==> flow/design.v <==
`timescale 1ns / 1ps
module gauss1d #(
    parameter DATA_WIDTH = 14
)(
    input wire clk,
    input wire rst_n,
    input wire in_window_valid,
    input wire [DATA_WIDTH*5-1:0] in_window_value,
    output reg [4+DATA_WIDTH-1:0] out_event_value,
    output reg out_event_valid
    );
always @(posedge clk or negedge rst_n) begin
    if(~rst_n) begin
        out_event_value <= 0;
        out_event_valid <= 0;
    end
    else begin
        if(in_window_valid == 1) begin
            out_event_value <= in_window_value[DATA_WIDTH*0+DATA_WIDTH-1:DATA_WIDTH*0] + 4*in_window_value[DATA_WIDTH*1+DATA_WIDTH-1:DATA_WIDTH*1] + 6*in_window_value[DATA_WIDTH*2+DATA_WIDTH-1:DATA_WIDTH*2] + 4*in_window_value[DATA_WIDTH*3+DATA_WIDTH-1:DATA_WIDTH*3] + in_window_value[DATA_WIDTH*4+DATA_WIDTH-1:DATA_WIDTH*4];
            out_event_valid <= 1;
        end
        else begin
            out_event_value <= 0;
            out_event_valid <= 0;
        end
    end
end
endmodule
`timescale 1ns / 1ps
module gauss5 #(
    parameter DATA_WIDTH = 14
)(
    input wire clk,
    input wire rst_n,
    input wire [DATA_WIDTH*5*5-1:0] in_window_value,
    input wire in_window_valid,
    input wire [15:0] in_window_addr,
    input wire ready_for_new_event,      
    output reg [8+DATA_WIDTH-1:0] out_event_value,
    output reg out_event_valid,
    output reg [15:0] out_event_addr,
    output wire window_req               
    );
assign window_req = ready_for_new_event;
wire out_event_valid_0;
wire [DATA_WIDTH+4-1:0] out_event_value_0;
gauss1d #(
    .DATA_WIDTH(DATA_WIDTH)
) gauss1d_inst_0 (
    .clk(clk),
    .rst_n(rst_n),
    .in_window_valid(in_window_valid),
    .in_window_value(in_window_value[DATA_WIDTH*5*1-1:DATA_WIDTH*5*0]),
    .out_event_value(out_event_value_0),
    .out_event_valid(out_event_valid_0)
    );
wire out_event_valid_1;
wire [DATA_WIDTH+4-1:0] out_event_value_1;
gauss1d #(
    .DATA_WIDTH(DATA_WIDTH)
) gauss1d_inst_1 (
    .clk(clk),
    .rst_n(rst_n),
    .in_window_valid(in_window_valid),
    .in_window_value(in_window_value[DATA_WIDTH*5*2-1:DATA_WIDTH*5*1]),
    .out_event_value(out_event_value_1),
    .out_event_valid(out_event_valid_1)
    );
wire out_event_valid_2;
wire [DATA_WIDTH+4-1:0] out_event_value_2;
gauss1d #(
    .DATA_WIDTH(DATA_WIDTH)
) gauss1d_inst_2 (
    .clk(clk),
    .rst_n(rst_n),
    .in_window_valid(in_window_valid),
    .in_window_value(in_window_value[DATA_WIDTH*5*3-1:DATA_WIDTH*5*2]),
    .out_event_value(out_event_value_2),
    .out_event_valid(out_event_valid_2)
    );
wire out_event_valid_3;
wire [DATA_WIDTH+4-1:0] out_event_value_3;
gauss1d #(
    .DATA_WIDTH(DATA_WIDTH)
) gauss1d_inst_3 (
    .clk(clk),
    .rst_n(rst_n),
    .in_window_valid(in_window_valid),
    .in_window_value(in_window_value[DATA_WIDTH*5*4-1:DATA_WIDTH*5*3]),
    .out_event_value(out_event_value_3),
    .out_event_valid(out_event_valid_3)
    );
wire out_event_valid_4;
wire [DATA_WIDTH+4-1:0] out_event_value_4;
gauss1d #(
    .DATA_WIDTH(DATA_WIDTH)
) gauss1d_inst_4 (
    .clk(clk),
    .rst_n(rst_n),
    .in_window_valid(in_window_valid),
    .in_window_value(in_window_value[DATA_WIDTH*5*5-1:DATA_WIDTH*5*4]),
    .out_event_value(out_event_value_4),
    .out_event_valid(out_event_valid_4)
    );
always @(posedge clk or negedge rst_n) begin
    if(~rst_n) begin
        out_event_value <= 0;
        out_event_valid <= 0;
        out_event_addr <= 0;
    end
    else begin
        if(out_event_valid_0 == 1 && out_event_valid_1 == 1 && out_event_valid_2 == 1 && out_event_valid_3 == 1 && out_event_valid_4 == 1) begin
            out_event_value <= out_event_value_0 + 4*out_event_value_1 + 6*out_event_value_2 + 4*out_event_value_3 + out_event_value_4;
            out_event_valid <= 1;
            out_event_addr <= in_window_addr;
        end
        else begin
            out_event_value <= 0;
            out_event_valid <= 0;
            out_event_addr <= 0;
        end
    end
end
endmodule
`timescale 1ns / 1ps
module harrisres #(
    parameter DATA_WIDTH = 23
)(
    input wire clk,
    input wire rst_n,
    input wire [DATA_WIDTH-2:0] in_event_value_xx,
    input wire [DATA_WIDTH-1:0] in_event_value_xy,
    input wire [DATA_WIDTH-2:0] in_event_value_yy,
    input wire in_event_valid_xx,
    input wire in_event_valid_xy,
    input wire in_event_valid_yy,
    input wire [15:0] in_event_addr_xx,
    input wire [15:0] in_event_addr_xy,
    input wire [15:0] in_event_addr_yy,
    input wire ready_for_new_event,      
    output reg [DATA_WIDTH+22:0] out_event_value,
    output reg out_event_valid,
    output reg [15:0] out_event_addr,
    output wire event_req                
    );
assign event_req = ready_for_new_event;
always @(posedge clk or negedge rst_n) begin
    if(~rst_n) begin
        out_event_value <= 0;
        out_event_valid <= 0;
        out_event_addr <= 0;
    end
    else begin
        if(in_event_valid_xx == 1 && in_event_valid_xy == 1 && in_event_valid_yy == 1 && in_event_addr_xx == in_event_addr_xy && in_event_addr_xx == in_event_addr_yy) begin
            out_event_value <= 25 * in_event_value_xx * in_event_value_yy - 25 * in_event_value_xy * in_event_value_xy - (in_event_value_xx + in_event_value_yy) * (in_event_value_xx + in_event_value_yy);
            out_event_valid <= 1;
            out_event_addr <= in_event_addr_xx;
        end
        else begin
            out_event_value <= 0;
            out_event_valid <= 0;
            out_event_addr <= 0;
        end
    end
end
endmodule
`timescale 1ns / 1ps
module harris_response (
    input  wire         clk,
    input  wire         rst_n,
    input  wire [349:0] in_window_value_xx,
    input  wire [374:0] in_window_value_xy,
    input  wire [349:0] in_window_value_yy,
    input  wire         in_window_valid,
    input  wire [15:0]  in_window_addr,
    input  wire         ready_for_new_event,
    output wire [45:0]  out_event_value,
    output wire         out_event_valid,
    output wire [15:0]  out_event_addr,
    output wire         window_req
    );
wire [15:0] addr_xx, addr_xy, addr_yy;
wire [21:0] value_xx, value_yy;
wire [22:0] value_xy;
wire valid_xx, valid_xy, valid_yy;
wire req_xx, req_xy, req_yy;
wire event_req;
assign window_req = req_xx & req_xy & req_yy;
gauss5 #(.DATA_WIDTH(14)) gauss5_inst_xx (
    .clk(clk), .rst_n(rst_n),
    .in_window_value(in_window_value_xx), .in_window_valid(in_window_valid),
    .in_window_addr(in_window_addr), .ready_for_new_event(event_req),
    .out_event_valid(valid_xx), .out_event_addr(addr_xx),
    .out_event_value(value_xx), .window_req(req_xx));
gauss5 #(.DATA_WIDTH(15)) gauss5_inst_xy (
    .clk(clk), .rst_n(rst_n),
    .in_window_value(in_window_value_xy), .in_window_valid(in_window_valid),
    .in_window_addr(in_window_addr), .ready_for_new_event(event_req),
    .out_event_valid(valid_xy), .out_event_addr(addr_xy),
    .out_event_value(value_xy), .window_req(req_xy));
gauss5 #(.DATA_WIDTH(14)) gauss5_inst_yy (
    .clk(clk), .rst_n(rst_n),
    .in_window_value(in_window_value_yy), .in_window_valid(in_window_valid),
    .in_window_addr(in_window_addr), .ready_for_new_event(event_req),
    .out_event_valid(valid_yy), .out_event_addr(addr_yy),
    .out_event_value(value_yy), .window_req(req_yy));
harrisres #(.DATA_WIDTH(23)) harrisres_inst (
    .clk(clk), .rst_n(rst_n),
    .in_event_value_xx(value_xx), .in_event_value_yy(value_yy),
    .in_event_value_xy(value_xy),
    .in_event_valid_xx(valid_xx), .in_event_valid_yy(valid_yy),
    .in_event_valid_xy(valid_xy),
    .in_event_addr_xx(addr_xx), .in_event_addr_yy(addr_yy),
    .in_event_addr_xy(addr_xy),
    .ready_for_new_event(ready_for_new_event),
    .out_event_valid(out_event_valid), .out_event_addr(out_event_addr),
    .out_event_value(out_event_value), .event_req(event_req));
endmodule
Lab notebook: harris_response

Reports on harris_response
Each step is given for the RTL above and for the edited RTL.
"before" refers to lines of the RTL above, "after" to lines of the edited file.
"difference": "after" minus "before" as printed here. "rel. change": 100 x difference / "before".
The mark - stands for no value.
- top module: harris_response
- clock: clk
- standard-cell library: sky130hd
- timing corner: tt_025C_1v80

The edit
Unified diff, file above to edited file.
This change comes from a script, not from a designer. The edited design behaves differently; no optimisation was intended.
begin of diff
@@ -93,14 +93,6 @@
 wire out_event_valid_4;
 wire [DATA_WIDTH+4-1:0] out_event_value_4;
-gauss1d #(
-    .DATA_WIDTH(DATA_WIDTH)
-) gauss1d_inst_4 (
-    .clk(clk),
-    .rst_n(rst_n),
-    .in_window_valid(in_window_valid),
-    .in_window_value(in_window_value[DATA_WIDTH*5*5-1:DATA_WIDTH*5*4]),
-    .out_event_value(out_event_value_4),
-    .out_event_valid(out_event_valid_4)
-    );
+assign out_event_value_4 = 0;
+assign out_event_valid_4 = in_window_valid;
 always @(posedge clk or negedge rst_n) begin
     if(~rst_n) begin
end of diff

Word-level counts
Yosys after proc, flatten, opt, wreduce and memory -nomap, before mapping. Enables and synchronous resets that opt folds into registers are not counted as muxes. Memory bits, and registers merged into a memory's read port (data or address), are not among the register bits. Print and check cells are not counted. Equal cells are merged and count once.
- storage and ports (what ; before ; after ; difference ; rel. change (%)):
    bits in registers ; 423 ; 368 ; -55 ; -13.00
    latch bits ; 0 ; 0 ; 0 ; -
    RAM bits ; 0 ; 0 ; 0 ; -
    memory bits (read-only) ; 0 ; 0 ; 0 ; -
    word width x clocked read ports ; 0 ; 0 ; 0 ; -
    memories kept ; 0 ; 0 ; 0 ; -
    input port bits ; 1095 ; 1095 ; 0 ; 0.00
    output and inout port bits ; 64 ; 64 ; 0 ; 0.00
    cells after elaboration ; 146 ; 123 ; -23 ; -15.75
- operators by class (what ; before ; after ; difference ; rel. change (%)):
    add/subtract/negate cells ; 75 ; 60 ; -15 ; -20.00
    $mul ; 23 ; 20 ; -3 ; -13.04
    divide/modulo/power cells ; 0 ; 0 ; 0 ; -
    $lt $le $gt $ge ; 0 ; 0 ; 0 ; -
    equal/unequal tests ; 0 ; 0 ; 0 ; -
    shift operators ; 0 ; 0 ; 0 ; -
    multiplexer cells ; 24 ; 21 ; -3 ; -12.50
    bitwise operators ; 0 ; 0 ; 0 ; -
    reduce/logical cells ; 0 ; 1 ; +1 ; -
- operators with widths (kind ; before ; after ; difference ; rel. change (%)):
    14-bit by 16-bit adder with 17-bit output ; 10 ; 8 ; -2 ; -20.00
    17-bit by 17-bit adder with 18-bit output ; 10 ; 8 ; -2 ; -20.00
    18-bit by 14-bit adder with 18-bit output ; 10 ; 8 ; -2 ; -20.00
    18-bit by 16-bit adder with 18-bit output ; 10 ; 8 ; -2 ; -20.00
    2-bit by 14-bit multiplier with 16-bit output with constant A ; 10 ; 8 ; -2 ; -20.00
    18-bit two-way mux ; 10 ; 8 ; -2 ; -20.00
    22-bit by 18-bit adder with 22-bit output ; 2 ; 0 ; -2 ; -100.00
    15-bit by 17-bit adder with 18-bit output ; 5 ; 4 ; -1 ; -20.00
    18-bit by 18-bit adder with 19-bit output ; 5 ; 4 ; -1 ; -20.00
    19-bit by 15-bit adder with 19-bit output ; 5 ; 4 ; -1 ; -20.00
    19-bit by 17-bit adder with 19-bit output ; 5 ; 4 ; -1 ; -20.00
    2-bit by 15-bit multiplier with 17-bit output with constant A ; 5 ; 4 ; -1 ; -20.00
    19-bit two-way mux ; 5 ; 4 ; -1 ; -20.00
    23-bit by 19-bit adder with 23-bit output ; 1 ; 0 ; -1 ; -100.00
    1-bit logical AND ; 0 ; 1 ; +1 ; -
    1-bit two-way mux ; 3 ; 3 ; 0 ; 0.00
    18-bit by 20-bit adder with 21-bit output ; 2 ; 2 ; 0 ; 0.00
    22-bit by 20-bit adder with 22-bit output ; 2 ; 2 ; 0 ; 0.00
    22-bit adder ; 2 ; 2 ; 0 ; 0.00
    2-bit by 18-bit multiplier with 20-bit output with constant A ; 2 ; 2 ; 0 ; 0.00
    16-bit two-way mux ; 2 ; 2 ; 0 ; 0.00
    22-bit two-way mux ; 2 ; 2 ; 0 ; 0.00
    46-bit subtractor ; 2 ; 2 ; 0 ; 0.00
    19-bit by 21-bit adder with 22-bit output ; 1 ; 1 ; 0 ; 0.00
    22-bit by 22-bit adder with 23-bit output ; 1 ; 1 ; 0 ; 0.00
    23-bit by 21-bit adder with 23-bit output ; 1 ; 1 ; 0 ; 0.00
    23-bit adder ; 1 ; 1 ; 0 ; 0.00
    2-bit by 19-bit multiplier with 21-bit output with constant A ; 1 ; 1 ; 0 ; 0.00
Not every row of either side is listed.

Longest topological paths
Longest topological path by Yosys (ltp), each cell counted once; first at word level (registers and memories cut), then after technology mapping (sequential cells cut; the memories' decode and read muxes count).
- logic depth (what ; before ; after ; difference ; rel. change (%)):
    depth after elaboration ; 5 ; 5 ; 0 ; 0.00
    ABC_AREA ; 0 ; 0 ; - ; -
    mapped depth ; 46 ; 47 ; +1 ; +2.17
    gate-level depth less buffers ; 45 ; 46 ; +1 ; +2.22

Mapped cells and area
The flow's flattened synthesis, as Yosys stat reports it; memories are mapped. The netlist is that of the ABC_AREA named above (0 if unset); the other value can give another one.
- cells by type (cell ; before ; after ; difference ; rel. change (%)):
    sky130_fd_sc_hd__inv_1 ; 3224 ; 2882 ; -342 ; -10.61
    sky130_fd_sc_hd__fa_1 ; 2413 ; 2229 ; -184 ; -7.63
    sky130_fd_sc_hd__a21oi_1 ; 497 ; 384 ; -113 ; -22.74
    sky130_fd_sc_hd__ha_1 ; 1311 ; 1199 ; -112 ; -8.54
    sky130_fd_sc_hd__and2_1 ; 732 ; 647 ; -85 ; -11.61
    sky130_fd_sc_hd__o21bai_1 ; 255 ; 173 ; -82 ; -32.16
    sky130_fd_sc_hd__xnor2_1 ; 454 ; 373 ; -81 ; -17.84
    sky130_fd_sc_hd__o21a_1 ; 25 ; 81 ; +56 ; +224.00
    sky130_fd_sc_hd__dfrtp_1 ; 423 ; 368 ; -55 ; -13.00
    sky130_fd_sc_hd__nand2_1 ; 1014 ; 970 ; -44 ; -4.34
    sky130_fd_sc_hd__nor2b_1 ; 53 ; 96 ; +43 ; +81.13
    sky130_fd_sc_hd__xor2_1 ; 115 ; 155 ; +40 ; +34.78
    sky130_fd_sc_hd__nor2_1 ; 378 ; 414 ; +36 ; +9.52
    sky130_fd_sc_hd__and3_1 ; 35 ; 69 ; +34 ; +97.14
    sky130_fd_sc_hd__a2111o_1 ; 29 ; 0 ; -29 ; -100.00
    sky130_fd_sc_hd__o21ai_1 ; 0 ; 27 ; +27 ; -
    sky130_fd_sc_hd__nand3_1 ; 71 ; 45 ; -26 ; -36.62
    sky130_fd_sc_hd__a41oi_1 ; 27 ; 5 ; -22 ; -81.48
Not every row of either side is listed.
- synthesis totals (what ; before ; after ; difference ; rel. change (%)):
    standard cells after synthesis ; 12164 ; 11121 ; -1043 ; -8.57
    synthesis area (um^2) ; 114956.5 ; 104788.0 ; -10168.5 ; -8.85
    sequential area (um^2) ; 10585.2 ; 9208.8 ; -1376.4 ; -13.00
    flip-flops ; 423 ; 368 ; -55 ; -13.00
    buffers ; 310 ; 311 ; +1 ; +0.32
By module: a second synthesis without flattening, with its own total; a netlist apart from the flattened one above.
- second synthesis, totals (what ; before ; after ; difference ; rel. change (%)):
    cells (unflattened synthesis) ; 13234 ; 11974 ; -1260 ; -9.52
    area (unflattened synthesis) (um^2) ; 121728.0 ; 110900.1 ; -10827.9 ; -8.90
Each row is one instance without its submodules.
- modules, before (module ; times used ; cells ; area (um^2) ; sequential area (um^2)):
    harrisres (DATA_WIDTH=23) ; 1 ; 6770 ; 62023.2 ; 1576.5
    gauss1d (DATA_WIDTH=14) ; 10 ; 331 ; 3014.1 ; 475.5
    gauss1d (DATA_WIDTH=15) ; 5 ; 354 ; 3263.1 ; 500.5
    gauss5 (DATA_WIDTH=14) ; 2 ; 441 ; 4254.1 ; 975.9
    gauss5 (DATA_WIDTH=15) ; 1 ; 501 ; 4733.3 ; 1001.0
    harris_response ; 1 ; 1 ; 6.3 ; 0.0
- modules, after (module ; times used ; cells ; area (um^2) ; sequential area (um^2)):
    harrisres (DATA_WIDTH=23) ; 1 ; 6764 ; 62052.0 ; 1576.5
    gauss1d (DATA_WIDTH=14) ; 8 ; 308 ; 2961.6 ; 475.5
    gauss1d (DATA_WIDTH=15) ; 4 ; 354 ; 3263.1 ; 500.5
    gauss5 (DATA_WIDTH=14) ; 2 ; 436 ; 3981.3 ; 975.9
    gauss5 (DATA_WIDTH=15) ; 1 ; 457 ; 4134.0 ; 1001.0
    harris_response ; 1 ; 1 ; 6.3 ; 0.0

Path before layout
Source: OpenSTA report_checks on the synthesized netlist (no wires, ideal clock, input and output delay 20% of the period each), path of least setup slack; recovery checks are left aside. Register names are those of the netlist, which keeps one name where synthesis merged equal registers.
- path post-synthesis (what ; before ; after ; difference ; rel. change (%)):
    path kind ; reg-to-reg ; reg-to-reg ; - ; -
    start point ; register gauss5_inst_xy.out_event_value[1] ; register gauss5_inst_xy.out_event_value[1] ; - ; -
    end point ; register harrisres_inst.out_event_value[45] ; register harrisres_inst.out_event_value[45] ; - ; -
    period (ns) ; 13.0 ; 13.0 ; 0.0 ; 0.00
    setup time (ns) ; 0.119 ; 0.073 ; -0.046 ; -
    time at the first pin (ns) ; 0.000 ; 0.000 ; 0.000 ; -
    arrival time (ns) ; 11.711 ; 11.448 ; -0.263 ; -2.25
    required time (ns) ; 12.881 ; 12.927 ; +0.046 ; +0.36
    slack (ns) ; 1.170 ; 1.479 ; +0.309 ; -
    delay of the path (ns) ; 11.830 ; 11.521 ; -0.309 ; -2.61
    driving pins on the path ; 44 ; 46 ; +2 ; +4.55
    path buffers ; 3 ; 3 ; 0 ; 0.00
    synthesis period reached (ns) ; 11.83 ; 11.521 ; -0.309 ; -2.61
"delay of the path" = arrival - input delay + setup time.
"driving pins on the path": output pins that drive a net of the path, with the launching flip-flop's if there is one; two outputs of one cell count as two.
"synthesis period reached" is the clock period less the worst setup slack; recovery checks do not enter. This is arithmetic on one report: input and output delays are still those of the set period (20% each).
Between the ends stands the longest chain of elaborated cells between them, by number of cells; it is not shown to be the way that was timed. Of several equally long chains one is given.
A line is the first line of the expression or statement that the cell stems from. Yosys adds cells for indexed reads and writes and turns some case tables into memories.
At most two assigning lines are given for a register; there are more.
On the way, post-synthesis, before:
- cell sequence: sky130_fd_sc_hd__dfrtp_1 -> sky130_fd_sc_hd__clkbuf_1 -> sky130_fd_sc_hd__clkinv_1 -> sky130_fd_sc_hd__clkbuf_1 -> sky130_fd_sc_hd__ha_1 -> sky130_fd_sc_hd__ha_1 -> sky130_fd_sc_hd__ha_1 -> sky130_fd_sc_hd__fa_1 -> sky130_fd_sc_hd__a21o_1 -> sky130_fd_sc_hd__a31oi_1 -> sky130_fd_sc_hd__o31ai_1 -> sky130_fd_sc_hd__a21oi_1 -> sky130_fd_sc_hd__a21oi_1 -> sky130_fd_sc_hd__a21o_1 -> sky130_fd_sc_hd__a21oi_1 -> sky130_fd_sc_hd__xnor2_1 -> sky130_fd_sc_hd__clkbuf_1 -> sky130_fd_sc_hd__and2_1 -> (+8 left out) -> sky130_fd_sc_hd__fa_1 -> sky130_fd_sc_hd__inv_1 -> sky130_fd_sc_hd__fa_1 -> sky130_fd_sc_hd__fa_1 -> sky130_fd_sc_hd__fa_1 -> sky130_fd_sc_hd__fa_1 -> sky130_fd_sc_hd__fa_1 -> sky130_fd_sc_hd__ha_1 -> sky130_fd_sc_hd__nand4_1 -> sky130_fd_sc_hd__or2_2 -> sky130_fd_sc_hd__o311a_1 -> sky130_fd_sc_hd__a211oi_1 -> sky130_fd_sc_hd__o211ai_1 -> sky130_fd_sc_hd__nand2_1 -> sky130_fd_sc_hd__a211oi_1 -> sky130_fd_sc_hd__xnor3_1 -> sky130_fd_sc_hd__xnor3_1 -> sky130_fd_sc_hd__and2_1
- cells in the longest elaborated chain at 5
- noted elaborated cells between the ends (all ways): 5
- noted source lines of those cells: 2
- classes of those cells: 2 x add/sub; 2 x mul; 1 x mux
- ends and longest elaborated chain, post-synthesis, before (what ; RTL line ; RTL):
    start: declaration ; 39 ; output reg [8+DATA_WIDTH-1:0] out_event_value,
    start: assignment ; 107 ; out_event_value <= 0;
    start: assignment ; 113 ; out_event_value <= out_event_value_0 + 4*out_event_value_1 + 6*out_event_value_2 + 4*out_event_value_3 + out_e ...
    5-bit by 23-bit multiplier with 28-bit output ; 155 ; out_event_value <= 25 * in_event_value_xx * in_event_value_yy - 25 * in_event_value_xy * in_event_value_xy - ( ...
    46-bit by 23-bit multiplier with 46-bit output ; 155 ;
    46-bit subtractor x2 ; 155 ;
    46-bit two-way mux ; 154 ; if(in_event_valid_xx == 1 && in_event_valid_xy == 1 && in_event_valid_yy == 1 && in_event_addr_xx == in_event_ ...
    end: assignment ; 149 ; out_event_value <= 0;
    end: assignment ; 155 ;
    end: declaration ; 141 ; output reg [DATA_WIDTH+22:0] out_event_value,
On the way, post-synthesis, after:
- cell sequence: sky130_fd_sc_hd__dfrtp_1 -> sky130_fd_sc_hd__clkbuf_1 -> sky130_fd_sc_hd__clkinv_1 -> sky130_fd_sc_hd__clkbuf_1 -> sky130_fd_sc_hd__ha_1 -> sky130_fd_sc_hd__ha_1 -> sky130_fd_sc_hd__ha_1 -> sky130_fd_sc_hd__fa_1 -> sky130_fd_sc_hd__a21oi_1 -> sky130_fd_sc_hd__o221ai_1 -> sky130_fd_sc_hd__nand2_1 -> sky130_fd_sc_hd__o21ai_1 -> sky130_fd_sc_hd__a311oi_1 -> sky130_fd_sc_hd__o21ai_0 -> sky130_fd_sc_hd__xor2_1 -> sky130_fd_sc_hd__clkbuf_1 -> sky130_fd_sc_hd__nand2_1 -> sky130_fd_sc_hd__fa_1 -> (+10 left out) -> sky130_fd_sc_hd__fa_1 -> sky130_fd_sc_hd__fa_1 -> sky130_fd_sc_hd__inv_1 -> sky130_fd_sc_hd__fa_1 -> sky130_fd_sc_hd__inv_1 -> sky130_fd_sc_hd__ha_1 -> sky130_fd_sc_hd__a2111oi_0 -> sky130_fd_sc_hd__o21ai_0 -> sky130_fd_sc_hd__o2111ai_1 -> sky130_fd_sc_hd__nand2_1 -> sky130_fd_sc_hd__a21o_1 -> sky130_fd_sc_hd__a41oi_1 -> sky130_fd_sc_hd__o21ai_1 -> sky130_fd_sc_hd__a21oi_1 -> sky130_fd_sc_hd__o21ai_0 -> sky130_fd_sc_hd__xor2_1 -> sky130_fd_sc_hd__xor3_1 -> sky130_fd_sc_hd__nor2_1
- cells in the longest elaborated chain at 5
- noted elaborated cells between the ends (all ways): 5
- noted source lines of those cells: 2
- classes of those cells: 2 x add/sub; 2 x mul; 1 x mux
- ends and longest elaborated chain, post-synthesis, after (what ; RTL line ; RTL):
    start: declaration ; 39 ; output reg [8+DATA_WIDTH-1:0] out_event_value,
    start: assignment ; 99 ; out_event_value <= 0;
    start: assignment ; 105 ; out_event_value <= out_event_value_0 + 4*out_event_value_1 + 6*out_event_value_2 + 4*out_event_value_3 + out_e ...
    5-bit by 23-bit multiplier with 28-bit output ; 147 ; out_event_value <= 25 * in_event_value_xx * in_event_value_yy - 25 * in_event_value_xy * in_event_value_xy - ( ...
    46-bit by 23-bit multiplier with 46-bit output ; 147 ;
    46-bit subtractor x2 ; 147 ;
    46-bit two-way mux ; 146 ; if(in_event_valid_xx == 1 && in_event_valid_xy == 1 && in_event_valid_yy == 1 && in_event_addr_xx == in_event_ ...
    end: assignment ; 141 ; out_event_value <= 0;
    end: assignment ; 147 ;
    end: declaration ; 133 ; output reg [DATA_WIDTH+22:0] out_event_value,

Worst path after layout
From the final timing report of the runs of pair A: the path of least setup slack in the routed layout; clock arrival at registers is part of the times.
- path after layout (what ; before ; after ; difference ; rel. change (%)):
    path kind ; reg-to-reg ; reg-to-reg ; - ; -
    start point ; register gauss5_inst_xy.out_event_value[3] ; register gauss5_inst_xx.out_event_value[0] ; - ; -
    end point ; register harrisres_inst.out_event_value[45] ; register harrisres_inst.out_event_value[45] ; - ; -
    period (ns) ; 12.6 ; 12.6 ; 0.0 ; 0.00
    setup time (ns) ; 0.10 ; 0.08 ; -0.02 ; -
    time at the first pin (ns) ; 0.69 ; 0.73 ; +0.04 ; +5.80
    arrival time (ns) ; 12.66 ; 12.86 ; +0.20 ; +1.58
    required time (ns) ; 13.21 ; 13.26 ; +0.05 ; +0.38
    slack (ns) ; 0.55 ; 0.40 ; -0.15 ; -
    driving pins on the path ; 44 ; 42 ; -2 ; -4.55
    path buffers ; 4 ; 2 ; -2 ; -50.00
Between the ends stands the longest chain of elaborated cells between them, by number of cells; it is not shown to be the way that was timed. Of several equally long chains one is given.
At most two assigning lines are given for a register; there are more.
On the way, after layout, before:
- cell sequence: sky130_fd_sc_hd__dfrtp_1 -> sky130_fd_sc_hd__buf_12 -> sky130_fd_sc_hd__ha_1 -> sky130_fd_sc_hd__ha_1 -> sky130_fd_sc_hd__inv_1 -> sky130_fd_sc_hd__fa_1 -> sky130_fd_sc_hd__inv_1 -> sky130_fd_sc_hd__ha_1 -> sky130_fd_sc_hd__a2111o_1 -> sky130_fd_sc_hd__buf_4 -> sky130_fd_sc_hd__a21oi_4 -> sky130_fd_sc_hd__o22ai_4 -> sky130_fd_sc_hd__or3_1 -> sky130_fd_sc_hd__a21oi_1 -> sky130_fd_sc_hd__xnor2_2 -> sky130_fd_sc_hd__buf_6 -> sky130_fd_sc_hd__nand2_1 -> sky130_fd_sc_hd__fa_1 -> (+8 left out) -> sky130_fd_sc_hd__fa_1 -> sky130_fd_sc_hd__fa_1 -> sky130_fd_sc_hd__fa_1 -> sky130_fd_sc_hd__fa_1 -> sky130_fd_sc_hd__fa_1 -> sky130_fd_sc_hd__ha_1 -> sky130_fd_sc_hd__buf_4 -> sky130_fd_sc_hd__a21oi_1 -> sky130_fd_sc_hd__nor2b_1 -> sky130_fd_sc_hd__a311oi_1 -> sky130_fd_sc_hd__o311a_1 -> sky130_fd_sc_hd__a211oi_4 -> sky130_fd_sc_hd__o211ai_1 -> sky130_fd_sc_hd__nand2_1 -> sky130_fd_sc_hd__a211oi_2 -> sky130_fd_sc_hd__xnor3_1 -> sky130_fd_sc_hd__xnor3_1 -> sky130_fd_sc_hd__and2_1
- cells in the longest elaborated chain at 5
- noted elaborated cells between the ends (all ways): 5
- noted source lines of those cells: 2
- classes of those cells: 2 x add/sub; 2 x mul; 1 x mux
- ends and longest elaborated chain, after layout, before (what ; RTL line ; RTL):
    start: declaration ; 39 ; output reg [8+DATA_WIDTH-1:0] out_event_value,
    start: assignment ; 107 ; out_event_value <= 0;
    start: assignment ; 113 ; out_event_value <= out_event_value_0 + 4*out_event_value_1 + 6*out_event_value_2 + 4*out_event_value_3 + out_e ...
    5-bit by 23-bit multiplier with 28-bit output ; 155 ; out_event_value <= 25 * in_event_value_xx * in_event_value_yy - 25 * in_event_value_xy * in_event_value_xy - ( ...
    46-bit by 23-bit multiplier with 46-bit output ; 155 ;
    46-bit subtractor x2 ; 155 ;
    46-bit two-way mux ; 154 ; if(in_event_valid_xx == 1 && in_event_valid_xy == 1 && in_event_valid_yy == 1 && in_event_addr_xx == in_event_ ...
    end: assignment ; 149 ; out_event_value <= 0;
    end: assignment ; 155 ;
    end: declaration ; 141 ; output reg [DATA_WIDTH+22:0] out_event_value,
On the way, after layout, after:
- cell sequence: sky130_fd_sc_hd__dfrtp_1 -> sky130_fd_sc_hd__ha_1 -> sky130_fd_sc_hd__fa_1 -> sky130_fd_sc_hd__a21o_1 -> sky130_fd_sc_hd__a21oi_1 -> sky130_fd_sc_hd__o21bai_1 -> sky130_fd_sc_hd__a21o_1 -> sky130_fd_sc_hd__a21oi_1 -> sky130_fd_sc_hd__inv_1 -> sky130_fd_sc_hd__a21oi_1 -> sky130_fd_sc_hd__xnor2_2 -> sky130_fd_sc_hd__buf_4 -> sky130_fd_sc_hd__nand2_1 -> sky130_fd_sc_hd__fa_1 -> sky130_fd_sc_hd__fa_1 -> sky130_fd_sc_hd__inv_1 -> sky130_fd_sc_hd__fa_1 -> sky130_fd_sc_hd__inv_1 -> (+6 left out) -> sky130_fd_sc_hd__inv_1 -> sky130_fd_sc_hd__fa_1 -> sky130_fd_sc_hd__inv_1 -> sky130_fd_sc_hd__fa_1 -> sky130_fd_sc_hd__inv_1 -> sky130_fd_sc_hd__ha_1 -> sky130_fd_sc_hd__o211ai_1 -> sky130_fd_sc_hd__o31a_1 -> sky130_fd_sc_hd__o2111a_1 -> sky130_fd_sc_hd__o31ai_2 -> sky130_fd_sc_hd__a41oi_1 -> sky130_fd_sc_hd__buf_4 -> sky130_fd_sc_hd__o21ai_1 -> sky130_fd_sc_hd__a21oi_2 -> sky130_fd_sc_hd__o21ai_0 -> sky130_fd_sc_hd__xor2_1 -> sky130_fd_sc_hd__xor3_1 -> sky130_fd_sc_hd__nor2_1
- cells in the longest elaborated chain at 5
- noted elaborated cells between the ends (all ways): 7
- noted source lines of those cells: 2
- classes of those cells: 3 x add/sub; 3 x mul; 1 x mux
- ends and longest elaborated chain, after layout, after (what ; RTL line ; RTL):
    start: declaration ; 39 ; output reg [8+DATA_WIDTH-1:0] out_event_value,
    start: assignment ; 99 ; out_event_value <= 0;
    start: assignment ; 105 ; out_event_value <= out_event_value_0 + 4*out_event_value_1 + 6*out_event_value_2 + 4*out_event_value_3 + out_e ...
    5-bit by 22-bit multiplier with 27-bit output ; 147 ; out_event_value <= 25 * in_event_value_xx * in_event_value_yy - 25 * in_event_value_xy * in_event_value_xy - ( ...
    46-bit by 22-bit multiplier with 46-bit output ; 147 ;
    46-bit subtractor x2 ; 147 ;
    46-bit two-way mux ; 146 ; if(in_event_valid_xx == 1 && in_event_valid_xy == 1 && in_event_valid_yy == 1 && in_event_addr_xx == in_event_ ...
    end: assignment ; 141 ; out_event_value <= 0;
    end: assignment ; 147 ;
    end: declaration ; 133 ; output reg [DATA_WIDTH+22:0] out_event_value,

Measured runs
Runs of the flow (Yosys, OpenROAD) on both versions; the two runs of a pair have the same settings. The constraints put input and output delay at 20% of the set period each and load the outputs with 0.01 pF.
Flow settings, pair A:
- noted CORE_UTILIZATION: 40
- PLACE_DENSITY at 0.6
- period_ns: 12.6
- CAP_MARGIN at 20
- CORE_MARGIN at 2
- noted SLEW_MARGIN: 20
- measured results, pair A (what ; before ; after ; difference ; rel. change (%)):
    mapped cell area after synthesis (um^2) ; 114956.5 ; 104788.0 ; -10168.5 ; -8.85
    die footprint (um^2) ; 291697.0 ; 266081.0 ; -25616.0 ; -8.78
    final utilization ; 0.472 ; 0.467 ; -0.005 ; -
    worst setup slack after layout (ns) ; 0.549 ; 0.400 ; -0.149 ; -
    setup total negative slack (ns) ; 0.000 ; 0.000 ; 0.000 ; -
    worst hold slack (ns) ; 0.476 ; 0.453 ; -0.023 ; -
    period achieved (ns) ; 12.051 ; 12.200 ; +0.149 ; +1.24
Flow settings, pair B:
- ABC_AREA at 0
- CAP_MARGIN at 20
- noted CELL_PAD_IN_SITES_DETAIL_PLACEMENT: 0
- noted CELL_PAD_IN_SITES_GLOBAL_PLACEMENT: 1
- CORE_MARGIN at 10
- noted CORE_UTILIZATION: 58
- CTS_CLUSTER_SIZE: 22
- noted GPL_TIMING_DRIVEN: 0
- noted PLACE_DENSITY_LB_ADDON: 0.23
- noted SLEW_MARGIN: 0
- period_ns: 7.29
- measured results, pair B (what ; before ; after ; difference ; rel. change (%)):
    mapped cell area after synthesis (um^2) ; 114956.5 ; 104788.0 ; -10168.5 ; -8.85
    die footprint (um^2) ; 216406.0 ; 198070.0 ; -18336.0 ; -8.47
    final utilization ; 0.694 ; 0.702 ; +0.008 ; -
    worst setup slack after layout (ns) ; -5.518 ; -4.730 ; +0.788 ; -
    setup total negative slack (ns) ; -150.216 ; -141.620 ; +8.596 ; -
    worst hold slack (ns) ; 0.450 ; 0.462 ; +0.012 ; -
    period achieved (ns) ; 12.808 ; 12.020 ; -0.788 ; -6.15
"period achieved" = clock period - worst setup slack. The figure is calculated, with input and output delays left at 20% of the set period.
